==> flow/design.v <==
module FDIVIDER(
    input  logic ACLK,
    input  logic RESTN,
    output logic SCLK,
    output logic TICK    
);
logic [3:0]count;
assign TICK = (count == 4'd4) && !SCLK;
always_ff@(posedge ACLK)begin
    if(!RESTN)begin
        count <= 0;
        SCLK <= 0;
    end else begin
        if(count == 4'd4)begin
            count <= 0;
            SCLK <= ~SCLK;
        end else begin
            count <= count +1;
        end
    end
end
endmodule
module FIFO_MANAGER(
    input logic Tx_full,
    input logic SS_full,
    input logic Tx_empty,
    input logic SS_empty,
    output logic FREADY_full,
    output logic FREADY_empty
);
always_comb begin : Full_empty_block
    if(Tx_full | SS_full)begin
        FREADY_full = 0;
    end else begin
        FREADY_full = 1;
    end
    if(Tx_empty | SS_empty) begin
        FREADY_empty = 0;
    end else begin
        FREADY_empty = 1;
    end
end
endmodule
module Async_Tx_FIFO #(
    parameter DATA_WIDTH = 32,
    parameter ADDR_WIDTH = 4  
)(
    input  logic [DATA_WIDTH-1:0] data_in,
    input  logic wr_en,
    input  logic rd_en,
    input  logic ACLK,    
    input  logic SCLK,    
    input  logic rst_n,
    output logic [DATA_WIDTH-1:0] data_out,
    output logic empty,
    output logic full
);
    logic [DATA_WIDTH-1:0] mem [0:(1<<ADDR_WIDTH)-1];
    logic [ADDR_WIDTH:0] wr_ptr_bin, rd_ptr_bin;
    logic [ADDR_WIDTH:0] wr_ptr_gry, rd_ptr_gry;
    logic [ADDR_WIDTH:0] wr_ptr_sync1, wr_ptr_sync2;
    logic [ADDR_WIDTH:0] rd_ptr_sync1, rd_ptr_sync2;
    always_ff @(posedge ACLK) begin
        if (!rst_n) begin
            wr_ptr_bin <= 0;
            wr_ptr_gry <= 0;
        end else if (wr_en && !full) begin
            wr_ptr_bin <= wr_ptr_bin + 1;
            wr_ptr_gry <= ((wr_ptr_bin + 1) >> 1) ^ (wr_ptr_bin + 1);
        end
    end
    always_ff @(posedge ACLK) begin
        if (rst_n && wr_en && !full)
            mem[wr_ptr_bin[ADDR_WIDTH-1:0]] <= data_in;
    end
    always_ff @(posedge ACLK) begin
        if (!rst_n) begin
            rd_ptr_bin <= 0;
            rd_ptr_gry <= 0;
            data_out   <= 0;
        end else if (SCLK && rd_en && !empty) begin
            rd_ptr_bin <= rd_ptr_bin + 1;
            rd_ptr_gry <= ((rd_ptr_bin + 1) >> 1) ^ (rd_ptr_bin + 1);
            data_out   <= mem[rd_ptr_bin[ADDR_WIDTH-1:0]];
        end
    end
    always_ff @(posedge ACLK) begin
        if (!rst_n) begin
            wr_ptr_sync1 <= 0;
            wr_ptr_sync2 <= 0;
        end else if (SCLK) begin
            wr_ptr_sync1 <= wr_ptr_gry;
            wr_ptr_sync2 <= wr_ptr_sync1;
        end
    end
    always_ff @(posedge ACLK) begin
        if (!rst_n) begin
            rd_ptr_sync1 <= 0;
            rd_ptr_sync2 <= 0;
        end else begin
            rd_ptr_sync1 <= rd_ptr_gry;
            rd_ptr_sync2 <= rd_ptr_sync1;
        end
    end
    assign empty = (wr_ptr_sync2 == rd_ptr_gry);
    assign full  = (wr_ptr_gry == {~rd_ptr_sync2[ADDR_WIDTH:ADDR_WIDTH-1], rd_ptr_sync2[ADDR_WIDTH-2:0]});
endmodule
module Async_SS_FIFO #(
    parameter DATA_WIDTH = 32,
    parameter ADDR_WIDTH = 4  
)(
    input  logic [DATA_WIDTH-1:0] data_in,
    input  logic wr_en,
    input  logic rd_en,
    input  logic ACLK,    
    input  logic SCLK,    
    input  logic rst_n,
    output logic [DATA_WIDTH-1:0] data_out,
    output logic empty,
    output logic full
);
    logic [DATA_WIDTH-1:0] mem [0:(1<<ADDR_WIDTH)-1];
    logic [ADDR_WIDTH:0] wr_ptr_bin, rd_ptr_bin;
    logic [ADDR_WIDTH:0] wr_ptr_gry, rd_ptr_gry;
    logic [ADDR_WIDTH:0] wr_ptr_sync1, wr_ptr_sync2;
    logic [ADDR_WIDTH:0] rd_ptr_sync1, rd_ptr_sync2;
    always_ff @(posedge ACLK) begin
        if (!rst_n) begin
            wr_ptr_bin <= 0;
            wr_ptr_gry <= 0;
        end else if (wr_en && !full) begin
            wr_ptr_bin <= wr_ptr_bin + 1;
            wr_ptr_gry <= ((wr_ptr_bin + 1) >> 1) ^ (wr_ptr_bin + 1);
        end
    end
    always_ff @(posedge ACLK) begin
        if (rst_n && wr_en && !full)
            mem[wr_ptr_bin[ADDR_WIDTH-1:0]] <= data_in;
    end
    always_ff @(posedge ACLK) begin
        if (!rst_n) begin
            rd_ptr_bin <= 0;
            rd_ptr_gry <= 0;
            data_out   <= 0;
        end else if (SCLK && rd_en && !empty) begin
            rd_ptr_bin <= rd_ptr_bin + 1;
            rd_ptr_gry <= ((rd_ptr_bin + 1) >> 1) ^ (rd_ptr_bin + 1);
            data_out   <= mem[rd_ptr_bin[ADDR_WIDTH-1:0]];
        end
    end
    always_ff @(posedge ACLK) begin
        if (!rst_n) begin
            wr_ptr_sync1 <= 0;
            wr_ptr_sync2 <= 0;
        end else if (SCLK) begin
            wr_ptr_sync1 <= wr_ptr_gry;
            wr_ptr_sync2 <= wr_ptr_sync1;
        end
    end
    always_ff @(posedge ACLK) begin
        if (!rst_n) begin
            rd_ptr_sync1 <= 0;
            rd_ptr_sync2 <= 0;
        end else begin
            rd_ptr_sync1 <= rd_ptr_gry;
            rd_ptr_sync2 <= rd_ptr_sync1;
        end
    end
    assign empty = (wr_ptr_sync2 == rd_ptr_gry);
    assign full  = (wr_ptr_gry == {~rd_ptr_sync2[ADDR_WIDTH:ADDR_WIDTH-1], rd_ptr_sync2[ADDR_WIDTH-2:0]});
endmodule
module AXI_SLAVE(
    input logic ACLK,
    input logic ARESETN,
    input logic [31:0]AWADDR,
    input logic AWVALID,
    output logic AWREADY,
    input logic [31:0]WDATA,
    input logic WVALID,
    output logic WREADY,
    output logic[1:0]BRESP,
    output logic BVALID,
    input logic BREADY,
    input logic FREADY_full,
    output logic wr_en,
    output logic[31:0]Tx_data_out,
    output logic[31:0]SS_data_out
);
 localparam logic [31:0] Tx_address = 32'h0;
 localparam logic [31:0] SS_address = 32'h2;
 typedef enum logic[1:0]{
    IDEAL,
    DECODE,
    EXECUTE
 } state_t;
typedef enum logic{
    START,
    OK
}phase_t;
logic ready;
logic [31:0]data_buffer_1;
logic [31:0]addr_buffr;
state_t state;
phase_t phase;
logic AWalrt;
logic Walrt;
always_ff@(posedge ACLK)begin : AXI_SLAVE
    if(!ARESETN)begin
        wr_en <= 0;
        state <= IDEAL;
        BRESP <= 2'b00;
        BVALID <= 0;
        Tx_data_out <= 0;
        SS_data_out <= 0;
    end else begin
        wr_en <= 0;
        case(state)
            IDEAL: begin
                BRESP <= 2'b00;
                if(ready) begin
                    state <= DECODE;
                end
            end
            DECODE:begin
                BRESP <= 2'b00;
                case(addr_buffr)
                    Tx_address: begin
                        Tx_data_out <= data_buffer_1;
                        BRESP <= 2'b00;
                    end
                    SS_address: begin
                        SS_data_out <= data_buffer_1;
                        BRESP <= 2'b00;
                    end
                    default: begin
                        BRESP <= 2'b10;
                    end
                endcase
                if(BVALID & BREADY) begin
                    BVALID <= 0;
                    state <= EXECUTE;
                end else begin
                    BVALID <= 1;
                end
            end
            EXECUTE:begin
                BVALID <= 0;
                wr_en <= (addr_buffr == Tx_address);  
                state <= IDEAL;
                BRESP <= 2'b00;
            end
            default: state <= IDEAL;
        endcase
    end
end
always_ff@(posedge ACLK)begin : handshake_block
    if(!ARESETN)begin
        phase <= START;
        ready <= 0;
        AWalrt <= 0;
        Walrt <= 0;
    end else begin
        case(phase)
            START:begin
                if(AWVALID & AWREADY) begin
                    AWalrt <= 1;  
                    addr_buffr <= AWADDR;
                 end
                if(WVALID & WREADY)begin
                    Walrt <= 1;     
                    data_buffer_1 <= WDATA;
                end
                if(AWalrt & Walrt) begin    
                ready <= 1; 
                phase <= OK;
                end
            end
            OK:begin
                ready <= 0;
                AWalrt <= 0;
                Walrt <= 0;
                if(BVALID & BREADY) begin  
                    phase <= START; 
                end
            end
        endcase
    end
end
always_comb begin : ready_block
    if(FREADY_full && (phase == START) && (state == IDEAL) && !wr_en)begin
        AWREADY = !AWalrt;
        WREADY = !Walrt;
    end else begin
        AWREADY = 0;
        WREADY = 0;
    end
end
endmodule
module DATA_BUFFER(
    input logic[31:0] din_1,
    input logic[31:0]din_2,
    input logic go,
    input logic ACLK,
    input logic SCLK,
    input logic ARESETN,
    input logic SRESP,
    output logic DREADY,
    output logic [33:0]dout
);
typedef enum logic[2:0]{
    IDEAL,
    WAIT_FIFO,
    FETCH,
    CONCATENATE,
    VALIDATE
} state_t;
logic [31:0] SS_buffer_1;
logic [1:0] SS_buffer_2;
state_t state;
always_ff@(posedge ACLK) begin : data_fetch_block
    if(!ARESETN)begin
        state <= IDEAL;
        DREADY <= 0;
    end else if(SCLK) begin
        case(state)
            IDEAL:begin
                DREADY <= 0;
                if(go) begin
                    state <= WAIT_FIFO;
                end
            end
            WAIT_FIFO: begin
                state <= FETCH;
            end
            FETCH:begin
                SS_buffer_1 <= din_1;
                SS_buffer_2 <= din_2[1:0];
                state <= CONCATENATE;
            end
            CONCATENATE:begin
                dout <= {SS_buffer_2,SS_buffer_1};
                state <= VALIDATE;
                DREADY <= 1;
            end
            VALIDATE:begin
                if(DREADY & SRESP)begin
                    state <= IDEAL;
                end
            end
            default: state <= IDEAL;
        endcase
    end
end
endmodule
module SPI_MASTER(
    input logic ACLK,
    input logic FSCLK,
    input logic FTICK,
    input logic ARESETN,
    input logic FREADY_empty,
    input logic DREADY,
    input logic [33:0] din,
    output logic go,
    output logic SRESP,
    output logic rd_en,
    output logic[1:0]SS,
    output logic MOSI,
    output logic SCLK,
    input logic MISO
);
typedef enum logic[2:0]{
    IDEAL,
    WAIT_FIFO,
    FETCH,
    START,
    DONE,
    VALIDATE
} state_t;
logic [5:0]count;
logic [31:0] data_buffer_3;
logic [1:0] data_buffer_4;
state_t state;
assign SCLK = (state == START && count != 6'd0) ? FSCLK : 0;
always_ff@(posedge ACLK) begin : main_FSM_block
    if(!ARESETN)begin
        state <= IDEAL;
        count <= 0;
        rd_en <= 0;
        go <= 0;
        SRESP <= 0;
        SS <= 0;
        MOSI <= 0;
    end else if(FTICK) begin
        case(state)
            IDEAL:begin
                go <= 0;
                if(FREADY_empty)begin
                    go <= 1;
                    rd_en <= 1;
                    state <= WAIT_FIFO;
                    count <= 0;
                end
            end
            WAIT_FIFO:begin
                rd_en <= 0;
                go <= 0;
                state <=FETCH;
            end
            FETCH:begin
                if(DREADY) begin
                    data_buffer_3 <= din[31:0];
                    data_buffer_4 <= din[33:32];
                    SS <= din[33:32];
                    state <= START;
                end
            end
            START:begin
                if(count == 6'd32) begin
                    state <= DONE;
                end else begin
                    if(DREADY) begin
                        MOSI <= data_buffer_3[31];
                        data_buffer_3 <= {data_buffer_3[30:0],1'b0};
                        count <= count +1;
                    end
                end
            end
            DONE: begin
                SRESP <= 1;
                state <= VALIDATE;
            end
            VALIDATE:begin
                SRESP <= 0;
                state <= IDEAL;
            end
            default: state <= IDEAL;
        endcase
    end
end
endmodule
module Module_Wrapper (
    input logic ACLK,
    input logic ARESETN,
    input  logic [31:0] AWADDR,
    input  logic AWVALID,
    output logic AWREADY,
    input  logic [31:0] WDATA,
    input  logic WVALID,
    output logic WREADY,
    output logic [1:0] BRESP,
    output logic BVALID,
    input  logic BREADY,
    output logic [1:0] SS,
    output logic MOSI,
    output logic SCLK,
    input  logic MISO
);
    logic sclk_int, sclk_tick;
    logic fready_full, fready_empty;
    logic wr_en, rd_en;
    logic [31:0] tx_data_bus, ss_data_bus;
    logic [31:0] fifo_tx_out, fifo_ss_out;
    logic [33:0] data_to_master;
    logic go, dready, sresp;
    logic tx_full, tx_empty, ss_full, ss_empty;
    FDIVIDER fdiv_inst (
        .ACLK(ACLK),
        .RESTN(ARESETN),
        .SCLK(sclk_int),
        .TICK(sclk_tick)
    );
    AXI_SLAVE axi_inst (
        .ACLK(ACLK),
        .ARESETN(ARESETN),
        .AWADDR(AWADDR), .AWVALID(AWVALID), .AWREADY(AWREADY),
        .WDATA(WDATA), .WVALID(WVALID), .WREADY(WREADY),
        .BRESP(BRESP), .BVALID(BVALID), .BREADY(BREADY),
        .FREADY_full(fready_full),
        .wr_en(wr_en),
        .Tx_data_out(tx_data_bus),
        .SS_data_out(ss_data_bus)
    );
    Async_Tx_FIFO tx_fifo_inst (
        .ACLK(ACLK),
        .SCLK(sclk_tick),
        .rst_n(ARESETN),
        .data_in(tx_data_bus),
        .wr_en(wr_en),
        .rd_en(rd_en),
        .data_out(fifo_tx_out),
        .full(tx_full),
        .empty(tx_empty)
    );
    Async_SS_FIFO ss_fifo_inst (
        .ACLK(ACLK),
        .SCLK(sclk_tick),
        .rst_n(ARESETN),
        .data_in(ss_data_bus),
        .wr_en(wr_en),
        .rd_en(rd_en),
        .data_out(fifo_ss_out),
        .full(ss_full),
        .empty(ss_empty)
    );
    FIFO_MANAGER fifo_mgmt_inst (
        .Tx_full(tx_full), .SS_full(ss_full),
        .Tx_empty(tx_empty), .SS_empty(ss_empty),
        .FREADY_full(fready_full), .FREADY_empty(fready_empty)
    );
    DATA_BUFFER dbuff_inst (
        .din_1(fifo_tx_out), .din_2(fifo_ss_out),
        .go(go), .ACLK(ACLK), .SCLK(sclk_tick), .ARESETN(ARESETN),
        .SRESP(sresp), .DREADY(dready),
        .dout(data_to_master)
    );
    SPI_MASTER master_inst (
        .ACLK(ACLK), .FSCLK(sclk_int), .FTICK(sclk_tick), .ARESETN(ARESETN),
        .FREADY_empty(fready_empty),
        .DREADY(dready), .din(data_to_master),
        .go(go), .SRESP(sresp), .rd_en(rd_en),
        .SS(SS), .MOSI(MOSI), .SCLK(SCLK), .MISO(MISO)
    );
endmodule
======== From RTL to reports: Module_Wrapper ========
The steps from the RTL of Module_Wrapper to its reports follow in flow order.
Line numbers count from 1 in the design file above.
Operators: Yosys type, input widths -> output width; for muxes data width and select width s.
Library cell names are shortened.
Not given: -
design
  top ..................................... Module_Wrapper
  clock input ............................. ACLK
  standard-cell library ................... sky130hd
  corner .................................. tt_025C_1v80

======== After elaboration ========
Yosys after proc, flatten, opt, wreduce and memory -nomap, before mapping. Memory bits, and registers merged into a memory's read port (data or address), are not among the register bits. Print and check cells are not counted.
Memory sizes are those after Yosys's memory passes, which may raise the word count (mostly to a power of two), join words into wider ones and drop unused or constant bits.
word-level totals
  output and inout bits ................... 9
  memories kept ........................... 2
  bits in registers ....................... 342
  word width x clocked read ports ......... 64
  input bits .............................. 70
  word-level cells ........................ 200
  bits in writable memories ............... 1024
memory list
  name              depth  width  read ports  wr ports  line  RTL
  ss_fifo_inst.mem  16     32     1           1         122   logic [DATA_WIDTH-1:0] mem [0:(1<<ADDR_WIDTH)-1];
  tx_fifo_inst.mem  16     32     1           1         58    logic [DATA_WIDTH-1:0] mem [0:(1<<ADDR_WIDTH)-1];
operators by class
  equal/unequal tests ..................... 30
  add/subtract/negate cells ............... 6
  bitwise logic cells ..................... 17
  reductions and logical operators ........ 56
  multiplexer cells ....................... 46
operators with widths
  kind                 number
  $mux 32              5
  $pmux 32 s2          1
  $eq 32x2->1 const B  1
  $logic_not 32->1     1
  $pmux 3 s5           2
  $add 5x1->6 const B  4
  $reduce_and 3->1     7
  $eq 5x5->1           4
  $xor 5x5->5          4
  $mux 6               3
  $pmux 1 s2           9
  $ne 2x1->1 const B   8
  $mux 3               5
  $reduce_and 2->1     7
  $reduce_bool 2->1    7
  $logic_and 1x1->1    13
  $mux 1               13
  $eq 3x2->1 const B   4
  $pmux 6 s2           1
  $logic_not 1->1      10
  $eq 3x3->1 const B   3
  $ne 2x2->1 const B   4
  $reduce_and 4->1     2
  $pmux 2 s2           2
  $mux 4               2
  $reduce_or 2->1      3
  $eq 3x1->1 const B   2
  $logic_not 3->1      2
Not listed: further kinds 15, cells in them 26.

======== Depth ========
Depth = most cells in a row (Yosys ltp): at word level without a register or memory, in the mapped netlist without a sequential cell, where the memories' decode and read muxes count.
depth
  word-level depth ........................ 11
  ABC_AREA ................................ 0
  gate-level depth with buffers ........... 10
  mapped depth without buffers ............ 7

======== Mapped cells and area ========
Source: synth_stat.txt of the flow (Yosys; design flattened, memories mapped). It holds for the ABC_AREA given above (unset counts as 0); a run with the other value may have another netlist.
cells by type
  cell type  number  total area (sq um)
  edfxtp_1   708     2.13E+04
  dfxtp_1    187     3743.59
  mux4_2     136     3.06E+03
  mux2i_1    94      940.902
  nand2_1    128     480.461
  nor2b_1    66      412.896
  mux2_2     31      349.085
  xnor2_1    38      332.819
  a21boi_0   39      292.781
  a22o_1     32      280.269
  a22oi_1    35      262.752
  o21ai_0    45      225.216
  and2_1     34      212.704
  clkbuf_1   56      210.202
  ha_1       14      175.168
  nand3_1    30      150.144
  buf_2      23      115.11
  nor2_1     28      105.101
Other cell types: 43; their cells: 189.
synthesis totals
  cells in the netlist .................... 1913
  flip-flops .............................. 895
  area of sequential cells ................ 25004.0 sq um
  mapped area ............................. 33857.5 sq um
  buffers ................................. 112
The figures by module come from a second, unflattened synthesis with its own total; it is not the netlist above.
second synthesis, totals
  cells (unflattened synthesis) ........... 3087
  area (unflattened synthesis) ............ 54778.8 sq um
Each row is one instance without its submodules.
modules
  module          cells  instances  sequential area (sq um)  area (sq um)
  Async_SS_FIFO   1218   1          16816.1                  22579.2
  Async_Tx_FIFO   1218   1          16816.1                  22579.2
  AXI_SLAVE       363    1          3403.3                   4852.2
  DATA_BUFFER     92     1          2162.1                   2299.7
  SPI_MASTER      170    1          1321.3                   2223.4
  FDIVIDER        24     1          100.1                    237.7
  FIFO_MANAGER    2      1          0.0                      7.5
  Module_Wrapper  0      1          0.0                      0.0

======== Path before layout ========
OpenSTA on the mapped netlist: ideal clock, no wires. The path of least setup slack (recovery checks aside). Input and output delay are each 20% of the period. Register names are those of the netlist, which keeps one name where synthesis merged equal registers.
path post-synthesis
  kind .................................... input -> register
  start point ............................. input port ARESETN
  end point ............................... memory tx_fifo_inst.mem[3][0]
  path slack .............................. 1.293 ns
  arrival ................................. 5.206 ns
  required time ........................... 6.499 ns
  path delay .............................. 4.307 ns
  setup time .............................. 0.501 ns
  launch time at the first pin ............ 1.400 ns
  external input delay .................... 1.400 ns
  path buffers ............................ 2
  driving pins on the path ................ 4
  clock period ............................ 7.0 ns
  synthesis period reached ................ 5.707 ns
"path delay" = arrival - input delay + setup time.
"driving pins on the path": output pins that drive a net of the path, with the launching flip-flop's if there is one; two outputs of one cell count as two.
"synthesis period reached" is the clock period less the worst setup slack; recovery checks do not enter. This is arithmetic on one report: input and output delays are still those of the set period (20% each).
The rows between start and end are the longest chain of elaborated cells between them; the timing report does not say that the signal goes this way. Where chains are equally long, one stands for them.
Each line given opens the expression or statement behind the cell; cells for indexed reads and writes are added by Yosys, which also makes memories of some case tables.
Only ways into the end's enable, where the timed path ends, are counted here.
on the way, post-synthesis
  cell sequence ........................... clkbuf_1 -> clkbuf_1 -> nand2_1 -> nor4_1
  cells in the longest elaborated chain ... 3
  elaborated cells between the ends (all ways) .. 4
  classes of those cells .................. mux: 2; reduce/logical: 2
ends and longest elaborated chain, post-synthesis
  what                            line  RTL
  from (decl)                     443   input logic ARESETN,
  $logic_and 1x1->1 (2 in a row)  73    if (rst_n && wr_en && !full)
  $mux 4                          73
  to (decl)                       58    logic [DATA_WIDTH-1:0] mem [0:(1<<ADDR_WIDTH)-1];

======== Timing after layout ========
From the final timing report of flow run A: the path of least setup slack in the routed layout; clock arrival at registers is part of the times.
path after layout
  kind .................................... register -> output
  start point ............................. register master_inst.count[0]
  end point ............................... output port SCLK
  clock period ............................ 4.34 ns
  arrival ................................. 2.47 ns
  required time ........................... 3.47 ns
  path buffers ............................ 1
  output delay ............................ 0.87 ns
  path slack .............................. 1.00 ns
  launch time at the first pin ............ 0.64 ns
  driving pins on the path ................ 6
The rows between start and end are the longest chain of elaborated cells between them; the timing report does not say that the signal goes this way. Where chains are equally long, one stands for them.
A register here has more assigning lines than the two given.
on the way, after layout
  cell sequence ........................... dfxtp_1 -> inv_1 -> ha_1 -> nor4b_2 -> a21oi_1 -> clkdlybuf4s50_1
  cells in the longest elaborated chain ... 3
  elaborated cells between the ends (all ways) .. 3
  RTL lines with such cells ............... 1
  classes of those cells .................. mux: 1; reduce/logical: 2
ends and longest elaborated chain, after layout
  what               line  RTL
  from (decl)        379   logic [5:0]count;
  from (assign)      387   count <= 0;
  from (assign)      424   count <= count +1;
  $reduce_bool 6->1  383   assign SCLK = (state == START && count != 6'd0) ? FSCLK : 0;
  $logic_and 1x1->1  383
  $mux 1             383
  to (decl)          455   output logic SCLK,

Subject: Module_Wrapper on sky130hd, stored results

Hello all,

Stored flow runs of Module_Wrapper (2 of them; Yosys, OpenROAD, sky130hd). They differ in their settings and are not a sequence. Constraints: input delay and output delay 20% of the set period each, output load 0.01 pF.
"achieved clock period (ns)" = clock period - worst setup slack. The figure is calculated, with input and output delays left at 20% of the set period.
By "finish__power__total" is meant OpenSTA's value without simulated activity: inputs other than the clock are taken to toggle once in ten clock periods, and the tool carries that through the logic.

Flow files of flow run A
==> flow/run.sh <==
#!/bin/bash
# the make line also repeats the synthesis and layout settings of config.mk as NAME=value (left out here)
make -C /OpenROAD-flow-scripts/flow DESIGN_CONFIG=/design/flow/config.mk WORK_HOME=/design/flow/orfs CLKGATE_MAP_FILE= finish
==> flow/config.mk <==
export PLATFORM = sky130hd
export DESIGN_NAME = Module_Wrapper
export DESIGN_NICKNAME = Module_Wrapper
export VERILOG_FILES = /design/flow/design.v
export SDC_FILE = /design/flow/constraint.sdc
export NUM_CORES = 4
export LEC_CHECK = 0
export CAP_MARGIN = 20
export CORE_MARGIN = 2
export CORE_UTILIZATION = 40
export SLEW_MARGIN = 20
==> flow/constraint.sdc <==
create_clock -name core_clock -period 4.34 [get_ports {ACLK}]
set_input_delay 0.8680 -clock core_clock [delete_from_list [all_inputs] [get_ports {ACLK}]]
set_output_delay 0.8680 -clock core_clock [all_outputs]
set_load 0.01 [all_outputs]

report of flow run A
yosys chip area after synthesis (um^2): 33857.5
finish__design__die__area: 86986.7
finish__design__instance__area__stdcell: 39217.6
finish__timing__setup__ws: 0.997
finish__power__total: 1.730e-02
achieved clock period (ns): 3.343

Flow files of flow run B
==> flow/run.sh <==
#!/bin/bash
# the make line also repeats the synthesis and layout settings of config.mk as NAME=value (left out here)
make -C /OpenROAD-flow-scripts/flow DESIGN_CONFIG=/design/flow/config.mk WORK_HOME=/design/flow/orfs CLKGATE_MAP_FILE= finish
==> flow/config.mk <==
export PLATFORM = sky130hd
export DESIGN_NAME = Module_Wrapper
export DESIGN_NICKNAME = Module_Wrapper
export VERILOG_FILES = /design/flow/design.v
export SDC_FILE = /design/flow/constraint.sdc
export NUM_CORES = 4
export LEC_CHECK = 0
export CAP_MARGIN = 20
export CELL_PAD_IN_SITES_GLOBAL_PLACEMENT = 1
export CORE_MARGIN = 2
export CORE_UTILIZATION = 40
export CTS_CLUSTER_DIAMETER = 34
export GPL_TIMING_DRIVEN = 0
export SLEW_MARGIN = 20
==> flow/constraint.sdc <==
create_clock -name core_clock -period 7.0 [get_ports {ACLK}]
set_input_delay 1.4000 -clock core_clock [delete_from_list [all_inputs] [get_ports {ACLK}]]
set_output_delay 1.4000 -clock core_clock [all_outputs]
set_load 0.01 [all_outputs]

report of flow run B
yosys chip area after synthesis (um^2): 33857.5
finish__design__die__area: 86986.7
finish__design__instance__area__stdcell: 42029.1
finish__timing__setup__ws: 2.463
finish__power__total: 1.315e-02
achieved clock period (ns): 4.537

Thanks
